==> flow/design.v <==
`timescale 1ns / 10ps
`timescale 1ns / 1ps
`timescale 1ns / 10ps
module pipelined_4stage(clk, rst, imem_addr, imem_data, aluout);
input clk;										
input rst;
output [9:0] imem_addr;			 
input [32-1:0] imem_data;	 
output [32-1:0] aluout;
wire [32-1:0]inst_addr;
wire [32-1:0] inst_out;
wire [32-1:0] inst_in;
assign imem_addr = inst_addr[9:0];
assign inst_out = imem_data;
datapath_mux DP(
	.clk(clk),
	.rst(rst),
	.inst(inst_out),
	.WB_aluout(aluout)
);
PC1 pc(
	.clk(clk),
	.rst(rst),
	.currPC(inst_addr),
	.nextPC(inst_addr)
);
IF_ID_stage IIS(
	.clk(clk),
	.rst(rst), 
	.instout(inst_out), 
	.instin(inst_in)
);
endmodule
`timescale 1ns / 10ps
`timescale 1ns / 1ps
module datapath_mux (
	clk,
	rst,
	inst,
	WB_aluout
);
input		  clk;
input		  rst;
input  [32-1:0] inst;
output  [32-1:0] WB_aluout;
wire [32-1:0] inst_out;
wire [2:0]	aluop_in;
wire [2:0]	aluop_out;
wire alusrc_in;
wire alusrc_out;
wire regDST;
wire wen;
wire [32-1:0] rdata1_in;
wire [32-1:0] rdata2_in;
wire [32-1:0] rdata1_out;
wire [32-1:0] rdata2_out;
wire [32-1:0] wdata_out;
wire [5-1:0] waddr_out;
wire [32-1:0] aluout;
wire [5-1:0] WB_muxout;
wire [32-1:0]rdata2_imm=alusrc_out ? {16'b0,inst_out[15:0]} : rdata2_out; 
wire [5-1:0]waddr_regDST=regDST ? inst[15:11] : inst[20:16]; 
control CO (
    .inst_cntrl(inst[31:26]),
    .wen_cntrl(wen),
    .alusrc_cntrl(alusrc_in),
    .regdst_cntrl(regDST),
    .aluop_cntrl(aluop_in)
);
regfile RFO (
    .clk(clk),
    .rst(rst),
    .wen(wen),
    .raddr1(inst[25:21]),
    .raddr2(inst[20:16]),
    .waddr(WB_muxout),
    .wdata(WB_aluout),
    .rdata1(rdata1_in),
    .rdata2(rdata2_in)
);
ID_EXE_stage IXS(
    .clk(clk),  
    .rst(rst), 
    .aluop_in(aluop_in), 
    .alusrc_in(alusrc_in), 
    .rdata1_in(rdata1_in), 
    .rdata2_in(rdata2_in),
    .inst_in(inst),
    .wregdst_in(waddr_regDST),
    .aluop_out(aluop_out),
    .alusrc_out(alusrc_out), 
    .rdata1_out(rdata1_out), 
    .rdata2_out(rdata2_out), 
    .inst_out(inst_out),
    .wregdst_out(waddr_out)
);
alu ALU0 (
    .a(rdata1_out),
    .b(rdata2_imm),
    .op(aluop_out),
    .out(aluout)
);
EXE_WBstage EWS(
	.clk(clk),
	.rst(rst),
	.aluin(aluout),
	.aluout(WB_aluout),
	.muxin(waddr_out),
	.muxout(WB_muxout)	
);
endmodule  
`timescale 1ns / 10ps
module PC1(clk,rst,nextPC,currPC);
		 input clk,rst;		 
		 input [32 - 1:0]nextPC;		  
		 output reg [32 - 1:0]currPC;
always @(posedge clk)
  begin
    if(rst)
      begin
	currPC <= 0;
      end
    else
      begin
        currPC <= nextPC + 1;
      end
  end
endmodule	
`timescale 1ns / 10ps
module IF_ID_stage (
	clk,  rst, instout, instin
);
input clk, rst;
input [32 - 1:0]instout;
output reg [32 - 1:0]instin;
always @(posedge clk)
  begin
    if(rst)
      begin
	instin <= 0;
      end
    else
      begin
        instin <= instout;
      end
  end
endmodule
`timescale 1ns / 10ps
module ID_EXE_stage (
	clk,  rst, aluop_in, alusrc_in, rdata1_in, rdata2_in, inst_in, wregdst_in,
	aluop_out, alusrc_out, rdata1_out, rdata2_out, inst_out, wregdst_out
);
input clk, rst, alusrc_in;
input [2:0] aluop_in;
input [32-1:0] rdata1_in;
input [32-1:0] rdata2_in;
input [32-1:0] inst_in;
input [5-1:0] wregdst_in;
output reg alusrc_out;
output reg[2:0] aluop_out;
output reg [32-1:0] rdata1_out;
output reg [32-1:0] rdata2_out;
output reg [32-1:0] inst_out;
output reg [5-1:0] wregdst_out;
always @(posedge clk)
  begin
    if(rst)
      begin
	aluop_out <= 0; 
	alusrc_out <= 0; 
	rdata1_out <= 0; 
	rdata2_out <= 0; 
	inst_out <= 0;
	wregdst_out <= 0;
      end
    else
      begin
        aluop_out <= aluop_in; 
	alusrc_out <= alusrc_in; 
	rdata1_out <= rdata1_in; 
	rdata2_out <= rdata2_in; 
	inst_out <= inst_in;
	wregdst_out <= wregdst_in;
      end
  end
endmodule
`timescale 1ns / 10ps
module EXE_WBstage (
	clk,  rst, aluin, aluout,
	muxin, muxout             
);
input clk, rst;
input [32-1:0]aluin;
input [5-1:0]muxin;
output reg[5-1:0]muxout;
output reg [32-1:0]aluout;
always @(posedge clk)
  begin
    if(rst)
      begin
	aluout <= 0;
	muxout <= 0;
      end
    else
      begin
        aluout <= aluin;
	muxout <= muxin;
      end
  end
endmodule
`timescale 1ns / 10ps
module alu(
   a,    
   b,    
   op,    
   out    
   );
   input [32-1:0] a, b;
   input [2:0] op;
   output reg [32-1:0] out;
always @(a or b or op )
begin
   case(op)
       6'b000000: out = a+b;
       6'b000001: out = a - b;
       6'b000010: out = a & b;
       6'b000011:  out = a^b;
       6'b000100: out = a<=b;
       6'b000101: out = a*b;
       6'b000110: out = a+b;
default: out = 0;  
   endcase
end
endmodule
`timescale 1ns / 10ps
module control(
  input [5:0] inst_cntrl, 
  output reg wen_cntrl,
  output reg alusrc_cntrl,
  output reg regdst_cntrl,
  output reg [2:0] aluop_cntrl
  );
  always@(inst_cntrl)
  begin
    case(inst_cntrl)
			6'b000000: begin
					wen_cntrl=1;
					alusrc_cntrl=0;
					regdst_cntrl=1;
					aluop_cntrl=inst_cntrl[2:0];
			end
        6'b000001: begin
                wen_cntrl=1;
					 alusrc_cntrl=0;
					 regdst_cntrl=1;
                aluop_cntrl=inst_cntrl[2:0];
        end
        6'b000010: begin
                wen_cntrl=1;
					 alusrc_cntrl=0;
					 regdst_cntrl=1;
                aluop_cntrl=inst_cntrl[2:0];
        end
        6'b000011: begin
                wen_cntrl=1;
					 alusrc_cntrl=0;
					 regdst_cntrl=1;
                aluop_cntrl=inst_cntrl[2:0];
        end
        6'b000100: begin
                wen_cntrl=1;
					 alusrc_cntrl=0;
					 regdst_cntrl=1;
                aluop_cntrl=inst_cntrl[2:0];
        end
        6'b000101: begin
                wen_cntrl=1;
					 alusrc_cntrl=0;
					 regdst_cntrl=1;
                aluop_cntrl=inst_cntrl[2:0];
			end
		6'b000110: begin
                wen_cntrl=1;
					 alusrc_cntrl=1;
					 regdst_cntrl=0;
                aluop_cntrl=inst_cntrl[2:0];
        end
		default: begin
				wen_cntrl=1; 
				alusrc_cntrl=0;
				regdst_cntrl=1;
				aluop_cntrl=inst_cntrl[2:0];
		end	
    endcase
  end
endmodule
`timescale 1ns / 10ps
`timescale 1ns / 1ps
module regfile (
	clk,
	rst,
	wen,
	raddr1, 
	raddr2, 
	waddr, 
	wdata, 
	rdata1,
	rdata2
	);
	input clk;
	input rst;
	input wen;
	input [5-1:0] raddr1; 
	input [5-1:0] raddr2; 
	input [5-1:0] waddr; 
	input [32-1:0] wdata; 
	output [32-1:0] rdata1;
	output [32-1:0] rdata2;
	reg [32-1:0] regdata [0:32-1];
integer i;
	always@(posedge clk)
		begin
			if(rst)
				begin
					for (i=0; i<32; i=i+1)
					regdata[i] <=0;
					regdata[8] <=5; 
					regdata[3] <=2;
				end
			else
				regdata[waddr] <= (wen == 1) ? wdata : regdata[waddr]; 
		end
	assign rdata1 = ((wen) && (waddr == raddr1)) ? wdata : regdata[raddr1]; 
	assign rdata2 = ((wen) && (waddr == raddr2)) ? wdata : regdata[raddr2];
endmodule 
== Reports on pipelined_4stage ==
Tool output for the design above, in the order of the flow.
Line numbers count from 1 in the design file above.
Operators carry their Yosys type and port widths (W data, S select, Z words).
Cell names lack the library's common part.
The mark n/a stands for no value.
Inputs
  top module: pipelined_4stage
  clock port: clk
  standard-cell library: sky130hd
  timing corner: tt_025C_1v80

== Word level ==
Source: Yosys, flattened and elaborated, memories not mapped. Widths are those after wreduce; folded enables and synchronous resets count as part of the registers. Registers that Yosys merges into a memory's read port (data or address) are not register bits. Print and check cells do not count. Equal cells are merged and count once.
Memory sizes are those after Yosys's memory passes, which may raise the word count (mostly to a power of two), join words into wider ones and drop unused or constant bits.
Bit counts
  flip-flop bits (word level): 94
  RAM bits: 1024
  memory cells: 1
  bits of input ports: 34
  output and inout port bits: 42
  elaborated cells: 36
Memory list
  DP.RFO.regdata: depth 32, width 32, line 319  | reg [32-1:0] regdata [0:32-1];
Cells by class
  $add $sub $neg: 3
  multiply operators: 1
  order comparisons: 1
  equality and inequality tests: 7
  multiplexer cells: 11
  bitwise gates (word level): 2
  reduce/logical cells: 3
Operator list (number)
  $mul A32 B32 Y32: 1
  $pmux W32 S6: 1
  $mux W32: 3
  $add A32 B1 Y32 const B: 1
  $add A32 B32 Y32: 1
  $sub A32 B32 Y32: 1
  $le A32 B32 Y1: 1
  $and A32 B32 Y32: 1
  $xor A32 B32 Y32: 1
  $reduce_or A32 Y1: 1
  $mux W5: 3
  $eq A3 B3 Y1 const B: 3
  $eq A3 B2 Y1 const B: 2
  $eq A6 B3 Y1 const B: 1
  $mux W1: 4
  $eq A3 B1 Y1 const B: 1
  $logic_not A3 Y1: 1
  $reduce_or A2 Y1: 1

== Longest topological paths ==
Longest topological path by Yosys (ltp), each cell counted once; first at word level (registers and memories cut), then after technology mapping (sequential cells cut; the memories' decode and read muxes count).
Logic depth
  depth in word-level cells: 3
  ABC_AREA: 0
  depth in mapped cells: 33
  gate-level depth less buffers: 28

== Mapped cells and area ==
Source: synth_stat.txt of the flow (Yosys; design flattened, memories mapped). It holds for the ABC_AREA given above (unset counts as 0); a run with the other value may have another netlist.
Mapped netlist
  standard cells after synthesis: 6032
  chip area (Yosys): 76091.7 um^2
  area of sequential cells: 33472.1 um^2
  flip-flop cells: 1160
  buffers: 501
Cell types
  edfxtp_1: number 1024, area in all 3.07E+04 um^2
  mux4_2: number 641, area in all 1.44E+04 um^2
  fa_1: number 410, area in all 8.21E+03 um^2
  nor2_1: number 1210, area in all 4.54E+03 um^2
  dfxtp_1: number 136, area in all 2.72E+03 um^2
  ha_1: number 188, area in all 2.35E+03 um^2
  and2_1: number 277, area in all 1.73E+03 um^2
  inv_1: number 448, area in all 1.68E+03 um^2
  clkbuf_1: number 337, area in all 1.26E+03 um^2
  nand2_1: number 304, area in all 1.14E+03 um^2
  mux2i_1: number 95, area in all 950.912 um^2
  xnor2_1: number 92, area in all 805.773 um^2
  a211oi_1: number 78, area in all 585.562 um^2
  buf_1: number 151, area in all 566.794 um^2
  nand2b_1: number 78, area in all 487.968 um^2
  a21oi_1: number 89, area in all 445.427 um^2
  nor2b_1: number 52, area in all 325.312 um^2
  o21ai_0: number 58, area in all 290.278 um^2
Not listed: further types 71, cells in them 364.
The figures by module come from a second, unflattened synthesis with its own total; it is not the netlist above.
Second synthesis, totals
  cells (unflattened synthesis): 7445
  area (unflattened synthesis): 81071.5 um^2
Each row is one instance without its submodules.
By module
  regfile: instances 1, cells 4519, area 55295.5 um^2, sequential area 30749.5 um^2
  alu: instances 1, cells 2412, area 20007.9 um^2, sequential area 0.0 um^2
  ID_EXE_stage: instances 1, cells 221, area 2840.2 um^2, sequential area 2102.0 um^2
  PC1: instances 1, cells 168, area 1475.2 um^2, sequential area 640.6 um^2
  EXE_WBstage: instances 1, cells 77, area 1023.5 um^2, sequential area 740.7 um^2
  datapath_mux: instances 1, cells 40, area 364.1 um^2, sequential area 0.0 um^2
  control: instances 1, cells 8, area 65.1 um^2, sequential area 0.0 um^2
  pipelined_4stage: instances 1, cells 0, area 0.0 um^2, sequential area 0.0 um^2

== Timing after synthesis ==
Source: OpenSTA report_checks on the synthesized netlist (no wires, ideal clock, input and output delay 20% of the period each), path of least setup slack; recovery checks are left aside. Register names are those of the netlist, which keeps one name where synthesis merged equal registers.
Path after synthesis
  path kind: register -> register
  from: register DP.IXS.alusrc_out
  to: register DP.EWS.aluout[27]
  period: 8.0 ns
  library setup time: 0.132 ns
  launch time at the first pin: 0.000 ns
  arrival time: 7.739 ns
  required time: 7.868 ns
  path slack: 0.128 ns
  delay of the path: 7.871 ns
  stages: 32
  path buffers: 5
  synthesis period reached: 7.872 ns
"delay of the path" = arrival - input delay + setup time.
"stages": output pins that drive a net of the path, with the launching flip-flop's if there is one; two outputs of one cell count as two.
"synthesis period reached" is the clock period less the worst setup slack; recovery checks do not enter. This is arithmetic on one report: input and output delays are still those of the set period (20% each).
Between the ends stands the longest chain of elaborated cells between them, by number of cells; it is not shown to be the way that was timed. Of several equally long chains one is given.
A line is the first line of the expression or statement that the cell stems from. Yosys adds cells for indexed reads and writes and turns some case tables into memories.
Between the ends, after synthesis
  path through: dfxtp_1 buf_2 buf_6 buf_2 mux2i_1 inv_1 clkbuf_1 clkbuf_1 and2_1 fa_1 inv_1 fa_1 fa_1 fa_1 inv_1 fa_1 inv_1 fa_1 inv_1 fa_1 fa_1 ha_1 a21o_1 a21o_1 a21o_1 o21ai_0 a21oi_1 a41o_1 a21o_1 a211o_1 a22oi_1 a31oi_1
  length of the longest elaborated chain: 3
  elaborated cells on any way between the ends: 7
  classes of those cells: 2 x add/sub; 1 x mul; 2 x mux; 2 x logic
RTL lines, path after synthesis
  start, declared: line 159  | output reg alusrc_out;
  start, assigned: line 170  | alusrc_out <= 0;
  start, assigned: line 179  | alusrc_out <= alusrc_in;
  $mux W32: line 61  | wire [32-1:0]rdata2_imm=alusrc_out ? {16'b0,inst_out[15:0]} : rdata2_out;
  $mul A32 B32 Y32: line 229  | 6'b000101: out = a*b;
  $pmux W32 S6: line 223  | case(op)
  end, assigned: line 201  | aluout <= 0;
  end, assigned: line 206  | aluout <= aluin;
  end, declared: line 196  | output reg [32-1:0]aluout;

== Path in the finished layout ==
From the final timing report of job 1: the path of least setup slack in the routed layout; clock arrival at registers is part of the times.
Path post-layout
  path kind: register -> register
  from: register DP.IXS.alusrc_out
  to: register DP.EWS.aluout[27]
  period: 5.54 ns
  library setup time: 0.13 ns
  launch time at the first pin: 0.71 ns
  arrival time: 8.99 ns
  required time: 6.12 ns
  path slack: -2.87 ns
  stages: 31
  path buffers: 4
Between the ends stands the longest chain of elaborated cells between them, by number of cells; it is not shown to be the way that was timed. Of several equally long chains one is given.
Between the ends, post-layout
  path through: dfxtp_4 buf_8 buf_12 buf_12 mux2i_4 clkinvlp_4 clkbuf_16 and2_4 fa_1 fa_1 fa_1 inv_2 fa_1 inv_2 fa_1 inv_1 fa_1 inv_1 fa_1 fa_2 ha_4 a21o_1 a21o_1 a21o_4 o21ai_4 a21oi_4 a41o_4 a21o_1 a211o_4 a22oi_2 a31oi_1
  length of the longest elaborated chain: 3
  elaborated cells on any way between the ends: 7
  classes of those cells: 2 x add/sub; 1 x mul; 2 x mux; 2 x logic
RTL lines, path post-layout
  start, declared: line 159  | output reg alusrc_out;
  start, assigned: line 170  | alusrc_out <= 0;
  start, assigned: line 179  | alusrc_out <= alusrc_in;
  $mux W32: line 61  | wire [32-1:0]rdata2_imm=alusrc_out ? {16'b0,inst_out[15:0]} : rdata2_out;
  $mul A32 B32 Y32: line 229  | 6'b000101: out = a*b;
  $pmux W32 S6: line 223  | case(op)
  end, assigned: line 201  | aluout <= 0;
  end, assigned: line 206  | aluout <= aluin;
  end, declared: line 196  | output reg [32-1:0]aluout;

Data sheet: physical implementation of pipelined_4stage

Stored flow runs of pipelined_4stage (6 of them; Yosys, OpenROAD, sky130hd). They differ in their settings and are not a sequence. Constraints: input delay and output delay 20% of the set period each, output load 0.01 pF.
By "achieved clock period" is meant the clock period of the run minus its worst setup slack. This is arithmetic on one report: input and output delays are still those of the set period (20% each).
"allowed time less slack (worst setup path)": the worst setup path's part of the clock period (all of it between registers, 20% less for each end at a port) less its slack. A launch clock that arrives late makes it longer, a capture clock that arrives late makes it shorter.
"power": no workload was simulated; the value follows from the tool's default switching activity.

==> job 1: settings <==
{ "CELL_PAD_IN_SITES_DETAIL_PLACEMENT": 1, "CORE_MARGIN": 6, "CORE_UTILIZATION": 37, "CTS_CLUSTER_DIAMETER": 220, "CTS_CLUSTER_SIZE": 77, "GPL_TIMING_DRIVEN": 0, "TNS_END_PERCENT": 20, "period_ns": 5.54, "CAP_MARGIN": 20, "SLEW_MARGIN": 20 }
==> job 1: results <==
die outline area: 216681.0 um^2
allowed time less slack (worst setup path): 8.41 ns
type of the worst setup path: register -> register
power: 21.363 mW
utilization: 0.41
worst hold slack in the final report: 0.473 ns
standard-cell area after layout: 83227.3 um^2
cell area after synthesis: 76091.7 um^2
setup TNS: -54.080 ns
achieved clock period: 8.408 ns
setup slack of the critical path: -2.868 ns

==> job 2: settings <==
{ "CORE_MARGIN": 6, "CORE_UTILIZATION": 37, "CTS_CLUSTER_DIAMETER": 220, "GPL_TIMING_DRIVEN": 0, "period_ns": 5.54, "CAP_MARGIN": 20, "SLEW_MARGIN": 20 }
==> job 2: results <==
allowed time less slack (worst setup path): 8.25 ns
type of the worst setup path: register -> register
utilization: 0.43
setup TNS: -48.102 ns
die outline area: 216681.0 um^2
setup slack of the critical path: -2.705 ns
power: 26.371 mW
cell area after synthesis: 76091.7 um^2
standard-cell area after layout: 87406.3 um^2
achieved clock period: 8.245 ns
worst hold slack in the final report: 0.446 ns

==> job 3: settings <==
{ "CAP_MARGIN": 5, "CELL_PAD_IN_SITES_GLOBAL_PLACEMENT": 2, "CORE_ASPECT_RATIO": 0.8, "CORE_MARGIN": 7, "CORE_UTILIZATION": 25, "CTS_CLUSTER_SIZE": 10, "MAX_ROUTING_LAYER": "met5", "PLACE_DENSITY_LB_ADDON": 0.03, "SLEW_MARGIN": 25, "period_ns": 6.66 }
==> job 3: results <==
standard-cell area after layout: 90879.7 um^2
setup TNS: -12.523 ns
die outline area: 320107.0 um^2
allowed time less slack (worst setup path): 7.62 ns
type of the worst setup path: register -> register
power: 23.514 mW
utilization: 0.301
setup slack of the critical path: -0.963 ns
worst hold slack in the final report: 0.437 ns
cell area after synthesis: 76091.7 um^2
achieved clock period: 7.623 ns

==> job 4: settings <==
{ "CORE_UTILIZATION": 40, "period_ns": 8.0, "CAP_MARGIN": 20, "CORE_MARGIN": 2, "SLEW_MARGIN": 20 }
==> job 4: results <==
worst hold slack in the final report: 0.447 ns
setup slack of the critical path: 0.313 ns
standard-cell area after layout: 84516.1 um^2
achieved clock period: 7.687 ns
setup TNS: 0.000 ns
cell area after synthesis: 76091.7 um^2
power: 17.517 mW
utilization: 0.446
allowed time less slack (worst setup path): 7.69 ns
type of the worst setup path: register -> register
die outline area: 193732.0 um^2

==> job 5: settings <==
{ "ABC_AREA": 1, "CELL_PAD_IN_SITES_DETAIL_PLACEMENT": 0, "CORE_ASPECT_RATIO": 0.79, "CORE_MARGIN": 8, "CORE_UTILIZATION": 33, "CTS_CLUSTER_DIAMETER": 201, "CTS_CLUSTER_SIZE": 23, "GPL_ROUTABILITY_DRIVEN": 0, "GPL_TIMING_DRIVEN": 1, "MAX_ROUTING_LAYER": "met4", "PLACE_DENSITY": 0.46, "SLEW_MARGIN": 30, "TNS_END_PERCENT": 100, "period_ns": 10.6, "CAP_MARGIN": 20 }
==> job 5: results <==
setup TNS: 0.000 ns
standard-cell area after layout: 83607.7 um^2
worst hold slack in the final report: 0.421 ns
utilization: 0.353
allowed time less slack (worst setup path): 8.47 ns
type of the worst setup path: register -> register
power: 13.751 mW
die outline area: 253413.0 um^2
cell area after synthesis: 78360.2 um^2
achieved clock period: 8.474 ns
setup slack of the critical path: 2.126 ns

==> job 6: settings <==
{ "CORE_UTILIZATION": 40, "SETUP_SLACK_MARGIN": 0.07, "period_ns": 7.79, "CAP_MARGIN": 20, "CORE_MARGIN": 2, "SLEW_MARGIN": 20 }
==> job 6: results <==
cell area after synthesis: 76091.7 um^2
power: 18.111 mW
setup slack of the critical path: 0.207 ns
worst hold slack in the final report: 0.447 ns
allowed time less slack (worst setup path): 7.58 ns
type of the worst setup path: register -> register
standard-cell area after layout: 84932.7 um^2
setup TNS: 0.000 ns
die outline area: 193732.0 um^2
achieved clock period: 7.583 ns
utilization: 0.448
